==> flow/design.v <==
`timescale 1ns / 1ps
module cordic_sin(
    I_rst_n,         
    I_clk,           
    I_phase,         
    O_cos,           
    O_sin           
    );
    input wire I_rst_n;
    input wire I_clk;
    input wire [14 - 1: 0] I_phase;
    output reg [14 - 1: 0] O_cos ;
    output reg [14 - 1: 0] O_sin ;
    wire [14 - 1: 0] S_cos_0 = 14'd4477;
    wire [14 - 1: 0] S_sin_0 = 0;
    reg [14 - 1: 0] R_cos_1 ;
    reg [14 - 1: 0] R_sin_1 ;
    reg [14 - 1: 0] R_phs_1 ;
    reg [14 - 1: 0] R_cos_2 ;
    reg [14 - 1: 0] R_sin_2 ;
    reg [14 - 1: 0] R_phs_2 ;
    reg [14 - 1: 0] R_cos_3 ;
    reg [14 - 1: 0] R_sin_3 ;
    reg [14 - 1: 0] R_phs_3 ;
    reg [14 - 1: 0] R_cos_4 ;
    reg [14 - 1: 0] R_sin_4 ;
    reg [14 - 1: 0] R_phs_4 ;
    reg [14 - 1: 0] R_cos_5 ;
    reg [14 - 1: 0] R_sin_5 ;
    reg [14 - 1: 0] R_phs_5 ;
    reg [14 - 1: 0] R_cos_6 ;
    reg [14 - 1: 0] R_sin_6 ;
    reg [14 - 1: 0] R_phs_6 ;
    reg [14 - 1: 0] R_cos_7 ;
    reg [14 - 1: 0] R_sin_7 ;
    reg [14 - 1: 0] R_phs_7 ;
    reg [14 - 1: 0] R_cos_8 ;
    reg [14 - 1: 0] R_sin_8 ;
    reg [14 - 1: 0] R_phs_8 ;
    reg [14 - 1: 0] R_cos_9 ;
    reg [14 - 1: 0] R_sin_9 ;
    reg [14 - 1: 0] R_phs_9 ;
    reg [14 - 1: 0] R_cos_10 ;
    reg [14 - 1: 0] R_sin_10 ;
    reg [14 - 1: 0] R_phs_10 ;
    reg [14 - 1: 0] R_cos_11 ;
    reg [14 - 1: 0] R_sin_11 ;
    reg [14 - 1: 0] R_phs_11 ;
    reg [14 - 1: 0] R_cos_12 ;
    reg [14 - 1: 0] R_sin_12 ;
    reg [14 - 1: 0] R_phs_12 ;
    always@(posedge I_clk)
    begin
        if (I_rst_n == 1'b0) begin
            R_cos_1 <= 0;
            R_sin_1 <= 0;
            R_phs_1 <= 0;  
        end
        else begin
            if (I_phase[14 - 1] == 1'b0) begin
                R_cos_1 <= S_cos_0;
                R_sin_1 <= S_sin_0 + S_cos_0;
                R_phs_1 <= I_phase - 14'd1024;
            end
            else begin
                R_cos_1 <= S_cos_0;          
                R_sin_1 <= S_sin_0 - S_cos_0;          
                R_phs_1 <= I_phase + 14'd1024;
            end
        end
    end
    always@(posedge I_clk)                           
    begin                                            
        if (I_rst_n == 1'b0) begin                   
            R_cos_2 <= 0;                            
            R_sin_2 <= 0;                            
            R_phs_2 <= 0;                            
        end                                          
        else begin                                   
            if (R_phs_1[14 - 1] == 1'b0) begin
                R_cos_2 <= R_cos_1 - {R_sin_1[14-1],R_sin_1[14 - 1:1]};                
                R_sin_2 <= R_sin_1 + {R_cos_1[14-1],R_cos_1[14 - 1:1]};                   
                R_phs_2 <= R_phs_1 - 14'd605;        
            end                                      
            else begin                               
                R_cos_2 <= R_cos_1 + {R_sin_1[14-1],R_sin_1[14 - 1:1]};             
                R_sin_2 <= R_sin_1 - {R_cos_1[14-1],R_cos_1[14 - 1:1]};                   
                R_phs_2 <= R_phs_1 + 14'd605;        
            end                                      
        end                                          
    end
    always@(posedge I_clk)                                                           
    begin                                                                            
        if (I_rst_n == 1'b0) begin                                                   
            R_cos_3 <= 0;                                                            
            R_sin_3 <= 0;                                                            
            R_phs_3 <= 0;                                                            
        end                                                                          
        else begin                                                                   
            if (R_phs_2[14 - 1] == 1'b0) begin                                
                R_cos_3 <= R_cos_2 - {R_sin_2[14-1],R_sin_2[14-1],R_sin_2[14 - 1:2]};
                R_sin_3 <= R_sin_2 + {R_cos_2[14-1],R_cos_2[14-1],R_cos_2[14 - 1:2]};
                R_phs_3 <= R_phs_2 - 14'd319;                                        
            end                                                                      
            else begin                                                               
                R_cos_3 <= R_cos_2 + {R_sin_2[14-1],R_sin_2[14-1],R_sin_2[14 - 1:2]};
                R_sin_3 <= R_sin_2 - {R_cos_2[14-1],R_cos_2[14-1],R_cos_2[14 - 1:2]};
                R_phs_3 <= R_phs_2 + 14'd319;                                        
            end                                                                      
        end                                                                          
    end
    always@(posedge I_clk)                                                                                
    begin                                                                                                 
        if (I_rst_n == 1'b0) begin                                                                        
            R_cos_4 <= 0;                                                                                 
            R_sin_4 <= 0;                                                                                 
            R_phs_4 <= 0;                                                                                 
        end                                                                                               
        else begin                                                                                        
            if (R_phs_3[14 - 1] == 1'b0) begin                                                     
                R_cos_4 <= R_cos_3 - {R_sin_3[14-1],R_sin_3[14-1],R_sin_3[14-1],R_sin_3[14 - 1:3]};
                R_sin_4 <= R_sin_3 + {R_cos_3[14-1],R_cos_3[14-1],R_cos_3[14-1],R_cos_3[14 - 1:3]};
                R_phs_4 <= R_phs_3 - 14'd162;                                                             
            end                                                                                           
            else begin                                                                                    
                R_cos_4 <= R_cos_3 + {R_sin_3[14-1],R_sin_3[14-1],R_sin_3[14-1],R_sin_3[14 - 1:3]};
                R_sin_4 <= R_sin_3 - {R_cos_3[14-1],R_cos_3[14-1],R_cos_3[14-1],R_cos_3[14 - 1:3]};
                R_phs_4 <= R_phs_3 + 14'd162;                                                             
            end                                                                                           
        end                                                                                               
    end
    always@(posedge I_clk)                                                                                                     
    begin                                                                                                                      
        if (I_rst_n == 1'b0) begin                                                                                             
            R_cos_5 <= 0;                                                                                                      
            R_sin_5 <= 0;                                                                                                      
            R_phs_5 <= 0;                                                                                                      
        end                                                                                                                    
        else begin                                                                                                             
            if (R_phs_4[14 - 1] == 1'b0) begin                                                                          
                R_cos_5 <= R_cos_4 - {R_sin_4[14-1],R_sin_4[14-1],R_sin_4[14-1],R_sin_4[14-1],R_sin_4[14 - 1:4]};
                R_sin_5 <= R_sin_4 + {R_cos_4[14-1],R_cos_4[14-1],R_cos_4[14-1],R_cos_4[14-1],R_cos_4[14 - 1:4]};
                R_phs_5 <= R_phs_4 - 14'd81;                                                                                  
            end                                                                                                                
            else begin                                                                                                         
                R_cos_5 <= R_cos_4 + {R_sin_4[14-1],R_sin_4[14-1],R_sin_4[14-1],R_sin_4[14-1],R_sin_4[14 - 1:4]};
                R_sin_5 <= R_sin_4 - {R_cos_4[14-1],R_cos_4[14-1],R_cos_4[14-1],R_cos_4[14-1],R_cos_4[14 - 1:4]};
                R_phs_5 <= R_phs_4 + 14'd81;                                                                                  
            end                                                                                                                
        end                                                                                                                    
    end
    always@(posedge I_clk)                                                                                                                          
    begin                                                                                                                                           
        if (I_rst_n == 1'b0) begin                                                                                                                  
            R_cos_6 <= 0;                                                                                                                           
            R_sin_6 <= 0;                                                                                                                           
            R_phs_6 <= 0;                                                                                                                           
        end                                                                                                                                         
        else begin                                                                                                                                  
            if (R_phs_5[14 - 1] == 1'b0) begin                                                                                               
                R_cos_6 <= R_cos_5 - {R_sin_5[14-1],R_sin_5[14-1],R_sin_5[14-1],R_sin_5[14-1],R_sin_5[14-1],R_sin_5[14 - 1:5]};
                R_sin_6 <= R_sin_5 + {R_cos_5[14-1],R_cos_5[14-1],R_cos_5[14-1],R_cos_5[14-1],R_cos_5[14-1],R_cos_5[14 - 1:5]};
                R_phs_6 <= R_phs_5 - 14'd41;                                                                                                       
            end                                                                                                                                     
            else begin                                                                                                                              
                R_cos_6 <= R_cos_5 + {R_sin_5[14-1],R_sin_5[14-1],R_sin_5[14-1],R_sin_5[14-1],R_sin_5[14-1],R_sin_5[14 - 1:5]};
                R_sin_6 <= R_sin_5 - {R_cos_5[14-1],R_cos_5[14-1],R_cos_5[14-1],R_cos_5[14-1],R_cos_5[14-1],R_cos_5[14 - 1:5]};
                R_phs_6 <= R_phs_5 + 14'd41;                                                                                                       
            end                                                                                                                                     
        end                                                                                                                                         
    end
    always@(posedge I_clk)                                                                                                                                                
    begin                                                                                                                                                                 
        if (I_rst_n == 1'b0) begin                                                                                                                                        
            R_cos_7 <= 0;                                                                                                                                                 
            R_sin_7 <= 0;                                                                                                                                                 
            R_phs_7 <= 0;                                                                                                                                                 
        end                                                                                                                                                               
        else begin                                                                                                                                                        
            if (R_phs_6[14 - 1] == 1'b0) begin                                                                                                                     
                R_cos_7 <= R_cos_6 - {R_sin_6[14-1],R_sin_6[14-1],R_sin_6[14-1],R_sin_6[14-1],R_sin_6[14-1],R_sin_6[14-1],R_sin_6[14 - 1:6]}; 
                R_sin_7 <= R_sin_6 + {R_cos_6[14-1],R_cos_6[14-1],R_cos_6[14-1],R_cos_6[14-1],R_cos_6[14-1],R_cos_6[14-1],R_cos_6[14 - 1:6]}; 
                R_phs_7 <= R_phs_6 - 14'd20;                                                                                                                             
            end                                                                                                                                                           
            else begin                                                                                                                                                    
                R_cos_7 <= R_cos_6 + {R_sin_6[14-1],R_sin_6[14-1],R_sin_6[14-1],R_sin_6[14-1],R_sin_6[14-1],R_sin_6[14-1],R_sin_6[14 - 1:6]}; 
                R_sin_7 <= R_sin_6 - {R_cos_6[14-1],R_cos_6[14-1],R_cos_6[14-1],R_cos_6[14-1],R_cos_6[14-1],R_cos_6[14-1],R_cos_6[14 - 1:6]}; 
                R_phs_7 <= R_phs_6 + 14'd20;                                                                                                                             
            end                                                                                                                                                           
        end                                                                                                                                                               
    end                                                                                                                                                                   
    always@(posedge I_clk)                                                                                                                                                                    
    begin                                                                                                                                                                                     
        if (I_rst_n == 1'b0) begin                                                                                                                                                            
            R_cos_8 <= 0;                                                                                                                                                                     
            R_sin_8 <= 0;                                                                                                                                                                     
            R_phs_8 <= 0;                                                                                                                                                                     
        end                                                                                                                                                                                   
        else begin                                                                                                                                                                            
            if (R_phs_7[14 - 1] == 1'b0) begin                                                                                                                                         
                R_cos_8 <= R_cos_7 - {R_sin_7[14-1],R_sin_7[14-1],R_sin_7[14-1],R_sin_7[14-1],R_sin_7[14-1],R_sin_7[14-1],R_sin_7[14-1],R_sin_7[14 - 1:7]};
                R_sin_8 <= R_sin_7 + {R_cos_7[14-1],R_cos_7[14-1],R_cos_7[14-1],R_cos_7[14-1],R_cos_7[14-1],R_cos_7[14-1],R_cos_7[14-1],R_cos_7[14 - 1:7]};
                R_phs_8 <= R_phs_7 - 14'd10;                                                                                                                                                 
            end                                                                                                                                                                               
            else begin                                                                                                                                                                        
                R_cos_8 <= R_cos_7 + {R_sin_7[14-1],R_sin_7[14-1],R_sin_7[14-1],R_sin_7[14-1],R_sin_7[14-1],R_sin_7[14-1],R_sin_7[14-1],R_sin_7[14 - 1:7]};
                R_sin_8 <= R_sin_7 - {R_cos_7[14-1],R_cos_7[14-1],R_cos_7[14-1],R_cos_7[14-1],R_cos_7[14-1],R_cos_7[14-1],R_cos_7[14-1],R_cos_7[14 - 1:7]};
                R_phs_8 <= R_phs_7 + 14'd10;                                                                                                                                                 
            end                                                                                                                                                                               
        end                                                                                                                                                                                   
    end 
    always@(posedge I_clk)                                                                                                                                                                                                     
    begin                                                                                                                                                                                                                      
        if (I_rst_n == 1'b0) begin                                                                                                                                                                                             
            R_cos_9 <= 0;                                                                                                                                                                                                      
            R_sin_9 <= 0;                                                                                                                                                                                                      
            R_phs_9 <= 0;                                                                                                                                                                                                      
        end                                                                                                                                                                                                                    
        else begin                                                                                                                                                                                                             
            if (R_phs_8[14 - 1] == 1'b0) begin                                                                                                                                                                          
                R_cos_9 <= R_cos_8 - {R_sin_8[14-1],R_sin_8[14-1],R_sin_8[14-1],R_sin_8[14-1],R_sin_8[14-1],R_sin_8[14-1],R_sin_8[14-1],R_sin_8[14-1],R_sin_8[14 - 1:8]};            
                R_sin_9 <= R_sin_8 + {R_cos_8[14-1],R_cos_8[14-1],R_cos_8[14-1],R_cos_8[14-1],R_cos_8[14-1],R_cos_8[14-1],R_cos_8[14-1],R_cos_8[14-1],R_cos_8[14 - 1:8]};            
                R_phs_9 <= R_phs_8 - 14'd5;                                                                                                                                                                                  
            end                                                                                                                                                                                                                
            else begin                                                                                                                                                                                                         
                R_cos_9 <= R_cos_8 + {R_sin_8[14-1],R_sin_8[14-1],R_sin_8[14-1],R_sin_8[14-1],R_sin_8[14-1],R_sin_8[14-1],R_sin_8[14-1],R_sin_8[14-1],R_sin_8[14 - 1:8]};             
                R_sin_9 <= R_sin_8 - {R_cos_8[14-1],R_cos_8[14-1],R_cos_8[14-1],R_cos_8[14-1],R_cos_8[14-1],R_cos_8[14-1],R_cos_8[14-1],R_cos_8[14-1],R_cos_8[14 - 1:8]};             
                R_phs_9 <= R_phs_8 + 14'd5;                                                                                                                                                                                  
            end                                                                                                                                                                                                                
        end                                                                                                                                                                                                                    
    end
    always@(posedge I_clk)                                                                                                                                                                                                                       
    begin                                                                                                                                                                                                                                        
        if (I_rst_n == 1'b0) begin                                                                                                                                                                                                               
            R_cos_10 <= 0;                                                                                                                                                                                                                        
            R_sin_10 <= 0;                                                                                                                                                                                                                        
            R_phs_10 <= 0;                                                                                                                                                                                                                        
        end                                                                                                                                                                                                                                      
        else begin                                                                                                                                                                                                                               
            if (R_phs_9[14 - 1] == 1'b0) begin                                                                                                                                                                                            
                R_cos_10 <= R_cos_9 - {R_sin_9[14-1],R_sin_9[14-1],R_sin_9[14-1],R_sin_9[14-1],R_sin_9[14-1],R_sin_9[14-1],R_sin_9[14-1],R_sin_9[14-1],R_sin_9[14-1],R_sin_9[14 - 1:9]};         
                R_sin_10 <= R_sin_9 + {R_cos_9[14-1],R_cos_9[14-1],R_cos_9[14-1],R_cos_9[14-1],R_cos_9[14-1],R_cos_9[14-1],R_cos_9[14-1],R_cos_9[14-1],R_cos_9[14-1],R_cos_9[14 - 1:9]};         
                R_phs_10 <= R_phs_9 - 14'd3;                                                                                                                                                                                                    
            end                                                                                                                                                                                                                                  
            else begin                                                                                                                                                                                                                           
                R_cos_10 <= R_cos_9 + {R_sin_9[14-1],R_sin_9[14-1],R_sin_9[14-1],R_sin_9[14-1],R_sin_9[14-1],R_sin_9[14-1],R_sin_9[14-1],R_sin_9[14-1],R_sin_9[14-1],R_sin_9[14 - 1:9]};          
                R_sin_10 <= R_sin_9 - {R_cos_9[14-1],R_cos_9[14-1],R_cos_9[14-1],R_cos_9[14-1],R_cos_9[14-1],R_cos_9[14-1],R_cos_9[14-1],R_cos_9[14-1],R_cos_9[14-1],R_cos_9[14 - 1:9]};          
                R_phs_10 <= R_phs_9 + 14'd3;                                                                                                                                                                                                    
            end                                                                                                                                                                                                                                  
        end                                                                                                                                                                                                                                      
    end                                                                                                                                                                                                                                                        
    always@(posedge I_clk)                                                                                                                                                                                                                                     
    begin                                                                                                                                                                                                                                                      
        if (I_rst_n == 1'b0) begin                                                                                                                                                                                                                             
            R_cos_11 <= 0;                                                                                                                                                                                                                                     
            R_sin_11 <= 0;                                                                                                                                                                                                                                     
            R_phs_11 <= 0;                                                                                                                                                                                                                                     
        end                                                                                                                                                                                                                                                    
        else begin                                                                                                                                                                                                                                             
            if (R_phs_10[14 - 1] == 1'b0) begin                                                                                                                                                                                                          
                R_cos_11 <= R_cos_10 - {R_sin_10[14-1],R_sin_10[14-1],R_sin_10[14-1],R_sin_10[14-1],R_sin_10[14-1],R_sin_10[14-1],R_sin_10[14-1],R_sin_10[14-1],R_sin_10[14-1],R_sin_10[14-1],R_sin_10[14 - 1:10]}; 
                R_sin_11 <= R_sin_10 + {R_cos_10[14-1],R_cos_10[14-1],R_cos_10[14-1],R_cos_10[14-1],R_cos_10[14-1],R_cos_10[14-1],R_cos_10[14-1],R_cos_10[14-1],R_cos_10[14-1],R_cos_10[14-1],R_cos_10[14 - 1:10]}; 
                R_phs_11 <= R_phs_10 - 14'd1;                                                                                                                                                                                                                
            end                                                                                                                                                                                                                                                
            else begin                                                                                                                                                                                                                                         
                R_cos_11 <= R_cos_10 + {R_sin_10[14-1],R_sin_10[14-1],R_sin_10[14-1],R_sin_10[14-1],R_sin_10[14-1],R_sin_10[14-1],R_sin_10[14-1],R_sin_10[14-1],R_sin_10[14-1],R_sin_10[14-1],R_sin_10[14 - 1:10]};
                R_sin_11 <= R_sin_10 - {R_cos_10[14-1],R_cos_10[14-1],R_cos_10[14-1],R_cos_10[14-1],R_cos_10[14-1],R_cos_10[14-1],R_cos_10[14-1],R_cos_10[14-1],R_cos_10[14-1],R_cos_10[14-1],R_cos_10[14 - 1:10]};
                R_phs_11 <= R_phs_10 + 14'd1;                                                                                                                                                                                                                
            end                                                                                                                                                                                                                                                
        end                                                                                                                                                                                                                                                    
    end                                                                                                                                                                                                                                                                                                                                                          
    always@(posedge I_clk)                                                                                                                                                                                                                                     
    begin                                                                                                                                                                                                                                                      
        if (I_rst_n == 1'b0) begin                                                                                                                                                                                                                             
            R_cos_12 <= 0;                                                                                                                                                                                                                                     
            R_sin_12 <= 0;                                                                                                                                                                                                                                     
            R_phs_12 <= 0;                                                                                                                                                                                                                                     
        end                                                                                                                                                                                                                                                    
        else begin                                                                                                                                                                                                                                             
            if (R_phs_11[14 - 1] == 1'b0) begin                                                                                                                                                                                                          
                R_cos_12 <= R_cos_11 - {R_sin_11[14-1],R_sin_11[14-1],R_sin_11[14-1],R_sin_11[14-1],R_sin_11[14-1],R_sin_11[14-1],R_sin_11[14-1],R_sin_11[14-1],R_sin_11[14-1],R_sin_11[14-1],R_sin_11[14-1],R_sin_11[14 - 1:11]}; 
                R_sin_12 <= R_sin_11 + {R_cos_11[14-1],R_cos_11[14-1],R_cos_11[14-1],R_cos_11[14-1],R_cos_11[14-1],R_cos_11[14-1],R_cos_11[14-1],R_cos_11[14-1],R_cos_11[14-1],R_cos_11[14-1],R_cos_11[14-1],R_cos_11[14 - 1:11]}; 
                R_phs_12 <= R_phs_11 - 14'd1;                                                                                                                                                                                                                
            end                                                                                                                                                                                                                                                
            else begin                                                                                                                                                                                                                                         
                R_cos_12 <= R_cos_11 + {R_sin_11[14-1],R_sin_11[14-1],R_sin_11[14-1],R_sin_11[14-1],R_sin_11[14-1],R_sin_11[14-1],R_sin_11[14-1],R_sin_11[14-1],R_sin_11[14-1],R_sin_11[14-1],R_sin_11[14-1],R_sin_11[14 - 1:11]};
                R_sin_12 <= R_sin_11 - {R_cos_11[14-1],R_cos_11[14-1],R_cos_11[14-1],R_cos_11[14-1],R_cos_11[14-1],R_cos_11[14-1],R_cos_11[14-1],R_cos_11[14-1],R_cos_11[14-1],R_cos_11[14-1],R_cos_11[14-1],R_cos_11[14 - 1:11]};
                R_phs_12 <= R_phs_11 + 14'd1;                                                                                                                                                                                                                
            end                                                                                                                                                                                                                                                
        end                                                                                                                                                                                                                                                    
    end
    always@(posedge I_clk)                                                                                                                                                                                                                                     
    begin                                                                                                                                                                                                                                                      
        if (I_rst_n == 1'b0) begin                                                                                                                                                                                                                             
            O_cos <= 0;                                                                                                                                                                                                                                     
            O_sin <= 0;                                                                                                                                                                                                                                                                                                                                                                                                                                                                         
        end                                                                                                                                                                                                                                                    
        else begin                                                                                                                                                                                                                                             
            if (R_phs_12[14 - 1] == 1'b0) begin                                                                                                                                                                                                          
                O_cos <= R_cos_12 - {R_sin_12[14-1],R_sin_12[14-1],R_sin_12[14-1],R_sin_12[14-1],R_sin_12[14-1],R_sin_12[14-1],R_sin_12[14-1],R_sin_12[14-1],R_sin_12[14-1],R_sin_12[14-1],R_sin_12[14-1],R_sin_12[14-1],R_sin_12[14 - 1:12]}; 
                O_sin <= R_sin_12 + {R_cos_12[14-1],R_cos_12[14-1],R_cos_12[14-1],R_cos_12[14-1],R_cos_12[14-1],R_cos_12[14-1],R_cos_12[14-1],R_cos_12[14-1],R_cos_12[14-1],R_cos_12[14-1],R_cos_12[14-1],R_cos_12[14-1],R_cos_12[14 - 1:12]};                                                                                                                                                                                                             
            end                                                                                                                                                                                                                                                
            else begin                                                                                                                                                                                                                                         
                O_cos <= R_cos_12 + {R_sin_12[14-1],R_sin_12[14-1],R_sin_12[14-1],R_sin_12[14-1],R_sin_12[14-1],R_sin_12[14-1],R_sin_12[14-1],R_sin_12[14-1],R_sin_12[14-1],R_sin_12[14-1],R_sin_12[14-1],R_sin_12[14-1],R_sin_12[14 - 1:12]};
                O_sin <= R_sin_12 - {R_cos_12[14-1],R_cos_12[14-1],R_cos_12[14-1],R_cos_12[14-1],R_cos_12[14-1],R_cos_12[14-1],R_cos_12[14-1],R_cos_12[14-1],R_cos_12[14-1],R_cos_12[14-1],R_cos_12[14-1],R_cos_12[14-1],R_cos_12[14 - 1:12]};                                                                                                                                                                                                          
            end                                                                                                                                                                                                                                                
        end                                                                                                                                                                                                                                                    
    end
endmodule
`timescale 1ns / 1ps
module cordic_native(
    I_rst_n,                 
    I_clk,                   
    I_init_phase,            
    I_change_phase,           
    I_inc_phase,             
    O_cos,                   
    O_sin                    
    );
    input wire I_rst_n;
    input wire I_clk;
    input wire [14 - 1: 0] I_init_phase;
    input wire I_change_phase;
    input wire [14 - 1: 0] I_inc_phase;
    output reg [14 - 1: 0] O_cos;
    output reg [14 - 1: 0] O_sin;
    reg [14 - 1: 0] R_current_phase ;
    wire [14 - 1: 0] S_cos;
    wire [14 - 1: 0] S_sin;
    parameter DIR_FWD = 1'b0;
    parameter DIR_BAK = 1'b1;
    reg R_phase_dir ;
    reg R_cos_dir ;
    parameter MAX_PHASE = 14'd2047;
    parameter MIN_PHASE = -14'd2048;
    wire S_reach_top;  
    assign S_reach_top = (R_current_phase[14 - 1]==0)&&(R_current_phase + I_inc_phase > MAX_PHASE);
    wire S_reach_bottom;  
    assign S_reach_bottom = (R_current_phase[14 - 1]==1)&&(R_current_phase - I_inc_phase < MIN_PHASE);
    always@(posedge I_clk)
    begin
        if (I_rst_n == 0) R_phase_dir <= DIR_FWD;
        else begin
            if (R_phase_dir == DIR_FWD)
                if (S_reach_top) R_phase_dir <= DIR_BAK;
                else R_phase_dir <= DIR_FWD;
            else  
            begin
                if (S_reach_bottom) R_phase_dir <= DIR_FWD;
                else R_phase_dir <= DIR_BAK;
            end
        end
    end
    always @(posedge I_clk)
    begin
        if (I_rst_n == 0) R_current_phase <= I_init_phase;
        else if (I_change_phase == 1'b1) R_current_phase <= I_init_phase;
        else 
            case(R_phase_dir)
            DIR_FWD: if (S_reach_top) R_current_phase <= MAX_PHASE - (R_current_phase + I_inc_phase - MAX_PHASE);
                     else R_current_phase <= R_current_phase + I_inc_phase;
            DIR_BAK: if (S_reach_bottom) R_current_phase <= MIN_PHASE + (R_current_phase - I_inc_phase - MIN_PHASE);
                     else R_current_phase <= R_current_phase - I_inc_phase;
            endcase
    end 
    cordic_sin cordic_sin_inst(
       .I_rst_n(I_rst_n),         
       .I_clk(I_clk),           
       .I_phase(R_current_phase),         
       .O_cos(S_cos),           
       .O_sin(S_sin)           
       );
   reg [13-1:0] R_dir_delay ;
   always @(posedge I_clk)
   begin
       R_dir_delay[0] <= R_phase_dir;
       R_dir_delay[1] <= R_dir_delay[0];
       R_dir_delay[2] <= R_dir_delay[1];
       R_dir_delay[3] <= R_dir_delay[2];
       R_dir_delay[4] <= R_dir_delay[3];
       R_dir_delay[5] <= R_dir_delay[4];
       R_dir_delay[6] <= R_dir_delay[5];
       R_dir_delay[7] <= R_dir_delay[6];
       R_dir_delay[8] <= R_dir_delay[7];
       R_dir_delay[9] <= R_dir_delay[8];
       R_dir_delay[10] <= R_dir_delay[9];
       R_dir_delay[11] <= R_dir_delay[10];
       R_dir_delay[12] <= R_dir_delay[11];
       R_cos_dir <= R_dir_delay[12];
   end
   always @(posedge I_clk)
   begin
       O_sin <= S_sin;
       if (R_cos_dir == DIR_FWD) O_cos <= S_cos;
       else O_cos <= -S_cos;
   end
endmodule
Subject: tool reports on cordic_native

Hi,

==> Step by step through the tools: cordic_native <==
Module cordic_native before and after one edit of its RTL, step after step.
Lines under "orig" count in the file above, lines under "edited" in the edited file.
"delta" is "edited" less "orig", of the values as shown; "rel_change_pct" is that difference over "orig", in percent.
{ "design": {"top_module": "cordic_native", "clock_port": "I_clk", "lib": "sky130hd", "pvt_corner": "tt_025C_1v80"} }

==> The edit <==
The edit as a unified diff against the file above.
The edit is scripted: it alters the design's behaviour and was not made to optimise anything.
begin of diff
@@ -312,5 +312,5 @@
     I_rst_n,                 
     I_clk,                   
-    I_init_phase,            
+    I_init_phase_pin,            
     I_change_phase,           
     I_inc_phase,             
@@ -320,9 +320,11 @@
     input wire I_rst_n;
     input wire I_clk;
-    input wire [14 - 1: 0] I_init_phase;
+    input wire [14 - 1: 0] I_init_phase_pin;
     input wire I_change_phase;
     input wire [14 - 1: 0] I_inc_phase;
     output reg [14 - 1: 0] O_cos;
     output reg [14 - 1: 0] O_sin;
+    reg [14 - 1: 0] I_init_phase;
+    always @(posedge I_clk) I_init_phase <= I_init_phase_pin;
     reg [14 - 1: 0] R_current_phase ;
     wire [14 - 1: 0] S_cos;
end of diff

==> Word level <==
Yosys after proc, flatten, opt, wreduce and memory -nomap, before mapping. Enables and synchronous resets that opt folds into registers are not counted as muxes. Memory bits, and registers merged into a memory's read port (data or address), are not among the register bits. Print and check cells are not counted. Equal cells are merged and count once.
{ "classes": {"columns": ["item", "orig", "edited", "delta", "rel_change_pct"], "rows": [
  ["add_sub_neg", 79, 79, 0, 0.00],
  ["cmp", 2, 2, 0, 0.00],
  ["mux", 47, 47, 0, 0.00],
  ["bitwise", 2, 2, 0, 0.00],
  ["n_reduce_logical", 2, 2, 0, 0.00]
]} }
{ "op_table": {"columns": ["op", "orig", "edited", "delta", "rel_change_pct"], "rows": [
  ["14-bit two-way mux", 42, 42, 0, 0.00],
  ["14-bit adder", 25, 25, 0, 0.00],
  ["14-bit subtractor", 25, 25, 0, 0.00],
  ["1-bit two-way mux", 3, 3, 0, 0.00],
  ["14-bit by 1-bit adder with 14-bit output with constant B", 2, 2, 0, 0.00],
  ["1-bit logical AND", 2, 2, 0, 0.00],
  ["1-bit inverter", 2, 2, 0, 0.00],
  ["14-bit by 1-bit subtractor with 14-bit output with constant B", 2, 2, 0, 0.00],
  ["14-bit by 11-bit subtractor with 14-bit output with constant B", 2, 2, 0, 0.00],
  ["14-bit by 10-bit adder with 14-bit output with constant B", 1, 1, 0, 0.00],
  ["14-bit by 11-bit adder with 14-bit output with constant B", 1, 1, 0, 0.00],
  ["14-bit adder with constant A", 1, 1, 0, 0.00],
  ["14-bit by 2-bit adder with 14-bit output with constant B", 1, 1, 0, 0.00],
  ["14-bit by 3-bit adder with 14-bit output with constant B", 1, 1, 0, 0.00],
  ["14-bit by 4-bit adder with 14-bit output with constant B", 1, 1, 0, 0.00],
  ["14-bit by 5-bit adder with 14-bit output with constant B", 1, 1, 0, 0.00],
  ["14-bit by 6-bit adder with 14-bit output with constant B", 1, 1, 0, 0.00],
  ["14-bit by 7-bit adder with 14-bit output with constant B", 1, 1, 0, 0.00],
  ["14-bit by 8-bit adder with 14-bit output with constant B", 1, 1, 0, 0.00],
  ["14-bit by 9-bit adder with 14-bit output with constant B", 1, 1, 0, 0.00],
  ["14-bit by 11-bit greater-than comparator with 1-bit output with constant B", 1, 1, 0, 0.00],
  ["14-bit < comparator with constant B", 1, 1, 0, 0.00],
  ["13-bit two-way mux", 1, 1, 0, 0.00],
  ["14-bit negation", 1, 1, 0, 0.00],
  ["14-bit case mux with 2-bit select", 1, 1, 0, 0.00],
  ["11-bit by 14-bit subtractor with 14-bit output with constant A", 1, 1, 0, 0.00],
  ["14-bit by 10-bit subtractor with 14-bit output with constant B", 1, 1, 0, 0.00],
  ["14-bit subtractor with constant B", 1, 1, 0, 0.00]
]} }
The list need not be complete.
{ "word_totals": {"columns": ["item", "orig", "edited", "delta", "rel_change_pct"], "rows": [
  ["ff_bits", 589, 603, 14, 2.38],
  ["in_bits", 31, 31, 0, 0.00],
  ["word_cells", 176, 177, 1, 0.57]
]} }

==> Depth <==
Yosys ltp: most cells in a row. Word level: on the elaborated netlist, between registers, memories and ports. Mapped: between sequential cells and ports; inverters and the memories' decode and read muxes count.
{ "logic_depth": {"columns": ["item", "orig", "edited", "delta", "rel_change_pct"], "rows": [
  ["word_depth", 7, 7, 0, 0.00],
  ["ABC_AREA", "0", "0", null, null],
  ["depth_mapped", 16, 16, 0, 0.00],
  ["mapped_depth_nobuf", 16, 16, 0, 0.00]
]} }

==> After synthesis <==
Source: synth_stat.txt of the flow (Yosys; design flattened, memories mapped). It holds for the ABC_AREA given above (unset counts as 0); a run with the other value may have another netlist.
{ "synth_totals": {"columns": ["item", "orig", "edited", "delta", "rel_change_pct"], "rows": [
  ["cells", 4224, 4238, 14, 0.33],
  ["mapped_area_um2", 36094.6, 36399.9, 305.3, 0.85],
  ["seq_area_um2", 11030.6, 11310.8, 280.2, 2.54],
  ["ff_cells", 551, 565, 14, 2.54],
  ["n_buf", 104, 103, -1, -0.96]
]} }
{ "by_type": {"columns": ["cell_type", "orig", "edited", "delta", "rel_change_pct"], "rows": [
  ["sky130_fd_sc_hd__o21ai_1", 3, 19, 16, 533.33],
  ["sky130_fd_sc_hd__dfxtp_1", 551, 565, 14, 2.54],
  ["sky130_fd_sc_hd__o21ai_0", 203, 192, -11, -5.42],
  ["sky130_fd_sc_hd__buf_1", 13, 5, -8, -61.54],
  ["sky130_fd_sc_hd__nor2_1", 592, 599, 7, 1.18],
  ["sky130_fd_sc_hd__clkbuf_1", 86, 93, 7, 8.14],
  ["sky130_fd_sc_hd__nand3_1", 73, 69, -4, -5.48],
  ["sky130_fd_sc_hd__o31ai_1", 24, 20, -4, -16.67],
  ["sky130_fd_sc_hd__xnor2_1", 301, 298, -3, -1.00],
  ["sky130_fd_sc_hd__nand2b_1", 30, 33, 3, 10.00],
  ["sky130_fd_sc_hd__a21o_1", 75, 73, -2, -2.67],
  ["sky130_fd_sc_hd__and2_1", 71, 69, -2, -2.82],
  ["sky130_fd_sc_hd__o211ai_1", 8, 10, 2, 25.00],
  ["sky130_fd_sc_hd__a22oi_1", 6, 8, 2, 33.33],
  ["sky130_fd_sc_hd__nand4_1", 4, 2, -2, -50.00],
  ["sky130_fd_sc_hd__or4_1", 4, 2, -2, -50.00],
  ["sky130_fd_sc_hd__buf_2", 3, 5, 2, 66.67],
  ["sky130_fd_sc_hd__nand4b_1", 2, 0, -2, -100.00]
]} }
The list need not be complete.
The figures by module come from a second, unflattened synthesis with its own total; it is not the netlist above.
{ "hier_totals": {"columns": ["item", "orig", "edited", "delta", "rel_change_pct"], "rows": [
  ["hier_cells", 4545, 4567, 22, 0.48],
  ["hier_area_um2", 38619.5, 38933.6, 314.1, 0.81]
]} }
Rows give one instance, submodules left out.
{ "modules_orig": {"columns": ["module", "instances", "n_cells", "mod_area_um2", "mod_seq_area_um2"], "rows": [
  ["cordic_sin", 1, 4130, 34989.8, 9889.5],
  ["cordic_native", 1, 415, 3629.7, 1141.1]
]} }
{ "modules_edited": {"columns": ["module", "instances", "n_cells", "mod_area_um2", "mod_seq_area_um2"], "rows": [
  ["cordic_sin", 1, 4138, 35023.6, 9889.5],
  ["cordic_native", 1, 429, 3910.0, 1421.4]
]} }

==> Timing after synthesis <==
OpenSTA on the mapped netlist: ideal clock, no wires. The path of least setup slack (recovery checks aside). Input and output delay are each 20% of the period. Register names are those of the netlist, which keeps one name where synthesis merged equal registers.
{ "synth_timing": {"columns": ["item", "orig", "edited", "delta", "rel_change_pct"], "rows": [
  ["kind", "input to register", "input to register", null, null],
  ["from", "in I_inc_phase[0]", "in I_inc_phase[0]", null, null],
  ["to", "reg R_current_phase[1]", "reg R_current_phase[2]", null, null],
  ["clock_period_ns", 5.0, 5.0, 0.0, 0.00],
  ["input_delay_ns", 1.000, 1.000, 0.000, 0.00],
  ["setup_ns", 0.069, 0.062, -0.007, null],
  ["t_arrival_ns", 3.458, 3.306, -0.152, -4.40],
  ["setup_slack_ns", 1.473, 1.632, 0.159, null],
  ["path_delay_ns", 2.527, 2.368, -0.159, -6.29],
  ["stages", 12, 12, 0, 0.00],
  ["path_buffers", 0, 0, 0, null],
  ["period_less_setup_slack_ns", 3.527, 3.368, -0.159, -4.51]
]} }
"path_delay_ns" = arrival - input delay + setup time.
"stages" counts driving pins, that of a launching flip-flop among them; a cell with two outputs on the path counts twice.
"period_less_setup_slack_ns" is the clock period less the worst setup slack; recovery checks do not enter. This is arithmetic on one report: input and output delays are still those of the set period (20% each).
The rows between start and end are the longest chain of elaborated cells between them; the timing report does not say that the signal goes this way. Where chains are equally long, one stands for them.
Each line given opens the expression or statement behind the cell; cells for indexed reads and writes are added by Yosys, which also makes memories of some case tables.
A register here has more assigning lines than the two given.
{ "synth_between_orig": {"path_cell_list": "sky130_fd_sc_hd__ha_1 -> sky130_fd_sc_hd__inv_1 -> sky130_fd_sc_hd__fa_1 -> sky130_fd_sc_hd__o21ba_2 -> sky130_fd_sc_hd__o211a_1 -> sky130_fd_sc_hd__o21ai_0 -> sky130_fd_sc_hd__a21oi_1 -> sky130_fd_sc_hd__or3_4 -> sky130_fd_sc_hd__a31oi_2 -> sky130_fd_sc_hd__mux2_1 -> sky130_fd_sc_hd__mux2_2 -> sky130_fd_sc_hd__o21ai_1", "elab_chain_cells": 7} }
{ "synth_lines_orig": {"columns": ["item", "line", "rtl"], "rows": [
  ["from (decl)", 324, "input wire [14 - 1: 0] I_inc_phase;"],
  ["14-bit subtractor (2 in a row)", 362, "DIR_BAK: if (S_reach_bottom) R_current_phase <= MIN_PHASE + (R_current_phase - I_inc_phase - MIN_PHASE);"],
  ["14-bit adder", 362, null],
  ["14-bit two-way mux", 362, null],
  ["14-bit case mux with 2-bit select", 359, "case(R_phase_dir)"],
  ["14-bit two-way mux", 357, "else if (I_change_phase == 1'b1) R_current_phase <= I_init_phase;"],
  ["14-bit two-way mux", 356, "if (I_rst_n == 0) R_current_phase <= I_init_phase;"],
  ["to (assign)", 356, null],
  ["to (assign)", 357, null],
  ["to (decl)", 327, "reg [14 - 1: 0] R_current_phase ;"]
]} }
{ "synth_between_edited": {"path_cell_list": "sky130_fd_sc_hd__ha_1 -> sky130_fd_sc_hd__inv_1 -> sky130_fd_sc_hd__fa_1 -> sky130_fd_sc_hd__o21ba_1 -> sky130_fd_sc_hd__o211ai_1 -> sky130_fd_sc_hd__a21oi_1 -> sky130_fd_sc_hd__a211oi_1 -> sky130_fd_sc_hd__xnor2_1 -> sky130_fd_sc_hd__a311oi_2 -> sky130_fd_sc_hd__xnor2_1 -> sky130_fd_sc_hd__a2111o_1 -> sky130_fd_sc_hd__nand3_1", "elab_chain_cells": 7} }
{ "synth_lines_edited": {"columns": ["item", "line", "rtl"], "rows": [
  ["from (decl)", 324, "input wire [14 - 1: 0] I_inc_phase;"],
  ["14-bit subtractor (2 in a row)", 364, "DIR_BAK: if (S_reach_bottom) R_current_phase <= MIN_PHASE + (R_current_phase - I_inc_phase - MIN_PHASE);"],
  ["14-bit adder", 364, null],
  ["14-bit two-way mux", 364, null],
  ["14-bit case mux with 2-bit select", 361, "case(R_phase_dir)"],
  ["14-bit two-way mux", 359, "else if (I_change_phase == 1'b1) R_current_phase <= I_init_phase;"],
  ["14-bit two-way mux", 358, "if (I_rst_n == 0) R_current_phase <= I_init_phase;"],
  ["to (assign)", 358, null],
  ["to (assign)", 359, null],
  ["to (decl)", 329, "reg [14 - 1: 0] R_current_phase ;"]
]} }

==> Path in the finished layout <==
Path of least setup slack in the final report of each run of set A (OpenROAD, finished layout, wires in). Where an end is a register, its clock arrival counts in the times.
{ "layout_timing": {"columns": ["item", "orig", "edited", "delta", "rel_change_pct"], "rows": [
  ["kind", "input to register", "register to register", null, null],
  ["from", "in I_inc_phase[0]", "reg cordic_sin_inst.R_sin_3[3]", null, null],
  ["to", "reg R_current_phase[1]", "reg cordic_sin_inst.R_cos_4[13]", null, null],
  ["clock_period_ns", 4.1, 4.1, 0.0, 0.00],
  ["input_delay_ns", 0.82, null, null, null],
  ["setup_ns", 0.07, 0.14, 0.07, null],
  ["t_arrival_ns", 4.06, 4.04, -0.02, -0.49],
  ["setup_slack_ns", 0.57, 0.52, -0.05, null],
  ["stages", 14, 14, 0, 0.00],
  ["path_buffers", 2, 0, -2, -100.00]
]} }
The rows between start and end are the longest chain of elaborated cells between them; the timing report does not say that the signal goes this way. Where chains are equally long, one stands for them.
A register here has more assigning lines than the two given.
{ "layout_between_orig": {"path_cell_list": "sky130_fd_sc_hd__clkdlybuf4s50_1 -> sky130_fd_sc_hd__ha_1 -> sky130_fd_sc_hd__inv_1 -> sky130_fd_sc_hd__fa_1 -> sky130_fd_sc_hd__o21ba_2 -> sky130_fd_sc_hd__o211a_1 -> sky130_fd_sc_hd__o21ai_0 -> sky130_fd_sc_hd__a21oi_1 -> sky130_fd_sc_hd__or3_4 -> sky130_fd_sc_hd__a31oi_2 -> sky130_fd_sc_hd__buf_4 -> sky130_fd_sc_hd__mux2_1 -> sky130_fd_sc_hd__mux2_2 -> sky130_fd_sc_hd__o21ai_1", "elab_chain_cells": 7} }
{ "layout_lines_orig": {"columns": ["item", "line", "rtl"], "rows": [
  ["from (decl)", 324, "input wire [14 - 1: 0] I_inc_phase;"],
  ["14-bit subtractor (2 in a row)", 362, "DIR_BAK: if (S_reach_bottom) R_current_phase <= MIN_PHASE + (R_current_phase - I_inc_phase - MIN_PHASE);"],
  ["14-bit adder", 362, null],
  ["14-bit two-way mux", 362, null],
  ["14-bit case mux with 2-bit select", 359, "case(R_phase_dir)"],
  ["14-bit two-way mux", 357, "else if (I_change_phase == 1'b1) R_current_phase <= I_init_phase;"],
  ["14-bit two-way mux", 356, "if (I_rst_n == 0) R_current_phase <= I_init_phase;"],
  ["to (assign)", 356, null],
  ["to (assign)", 357, null],
  ["to (decl)", 327, "reg [14 - 1: 0] R_current_phase ;"]
]} }
{ "layout_between_edited": {"path_cell_list": "sky130_fd_sc_hd__dfxtp_1 -> sky130_fd_sc_hd__inv_1 -> sky130_fd_sc_hd__ha_1 -> sky130_fd_sc_hd__mux2_2 -> sky130_fd_sc_hd__ha_1 -> sky130_fd_sc_hd__a21o_1 -> sky130_fd_sc_hd__a21oi_1 -> sky130_fd_sc_hd__o21bai_1 -> sky130_fd_sc_hd__a211oi_1 -> sky130_fd_sc_hd__o31ai_1 -> sky130_fd_sc_hd__o41ai_1 -> sky130_fd_sc_hd__o21ai_0 -> sky130_fd_sc_hd__xnor2_1 -> sky130_fd_sc_hd__nor2_1", "elab_chain_cells": 2} }
{ "layout_lines_edited": {"columns": ["item", "line", "rtl"], "rows": [
  ["from (decl)", 23, "reg [14 - 1: 0] R_sin_3 ;"],
  ["from (assign)", 102, "R_sin_3 <= R_sin_2 + {R_cos_2[14-1],R_cos_2[14-1],R_cos_2[14 - 1:2]};"],
  ["from (assign)", 107, "R_sin_3 <= R_sin_2 - {R_cos_2[14-1],R_cos_2[14-1],R_cos_2[14 - 1:2]};"],
  ["14-bit subtractor", 121, "R_cos_4 <= R_cos_3 - {R_sin_3[14-1],R_sin_3[14-1],R_sin_3[14-1],R_sin_3[14 - 1:3]};"],
  ["14-bit two-way mux", 120, "if (R_phs_3[14 - 1] == 1'b0) begin"],
  ["to (assign)", 121, null],
  ["to (assign)", 126, "R_cos_4 <= R_cos_3 + {R_sin_3[14-1],R_sin_3[14-1],R_sin_3[14-1],R_sin_3[14 - 1:3]};"],
  ["to (decl)", 25, "reg [14 - 1: 0] R_cos_4 ;"]
]} }

==> Flow runs <==
Both versions went through the flow (Yosys, OpenROAD) with the same settings in each pair. Constraints: input delay and output delay 20% of the set period each, output load 0.01 pF.
{ "flow_settings_set_A": {"CORE_UTILIZATION": 40, "period_ns": 4.1, "CAP_MARGIN": 20, "CORE_MARGIN": 2, "SLEW_MARGIN": 20} }
{ "results_set_A": {"columns": ["item", "orig", "edited", "delta", "rel_change_pct"], "rows": [
  ["synth_area_um2", 36094.6, 36399.9, 305.3, 0.85],
  ["dieArea_um2", 92656.3, 93428.0, 771.7, 0.83],
  ["layout_stdcell_area_um2", 40435.0, 40640.2, 205.2, 0.51],
  ["utilization_pct", 45.1, 45.1, 0.0, null],
  ["final_setup_ws_ns", 0.567, 0.519, -0.048, null],
  ["total_negative_slack_ns", 0.000, 0.000, 0.000, null],
  ["final_hold_ws_ns", 0.323, 0.324, 0.001, null],
  ["achieved_clock_period_ns", 3.533, 3.581, 0.048, 1.36]
]} }
{ "flow_settings_set_B": {"CAP_MARGIN": 10, "CORE_ASPECT_RATIO": 1.12, "CORE_MARGIN": 9, "CORE_UTILIZATION": 66, "CTS_CLUSTER_DIAMETER": 313, "MAX_ROUTING_LAYER": "met5", "PLACE_DENSITY_LB_ADDON": 0.2, "SETUP_SLACK_MARGIN": 1.37, "TNS_END_PERCENT": 25, "period_ns": 4.93, "SLEW_MARGIN": 20} }
{ "results_set_B": {"columns": ["item", "orig", "edited", "delta", "rel_change_pct"], "rows": [
  ["synth_area_um2", 36094.6, 36399.9, 305.3, 0.85],
  ["dieArea_um2", 63445.5, 63943.1, 497.6, 0.78],
  ["layout_stdcell_area_um2", 39644.3, 39975.8, 331.5, 0.84],
  ["utilization_pct", 73.5, 73.8, 0.3, null],
  ["final_setup_ws_ns", 1.401, 1.424, 0.023, null],
  ["total_negative_slack_ns", 0.000, 0.000, 0.000, null],
  ["final_hold_ws_ns", 0.326, 0.321, -0.005, null],
  ["achieved_clock_period_ns", 3.529, 3.506, -0.023, -0.65]
]} }
By "achieved_clock_period_ns" is meant the clock period of the run minus its worst setup slack. This is arithmetic on one report: input and output delays are still those of the set period (20% each).

Regards
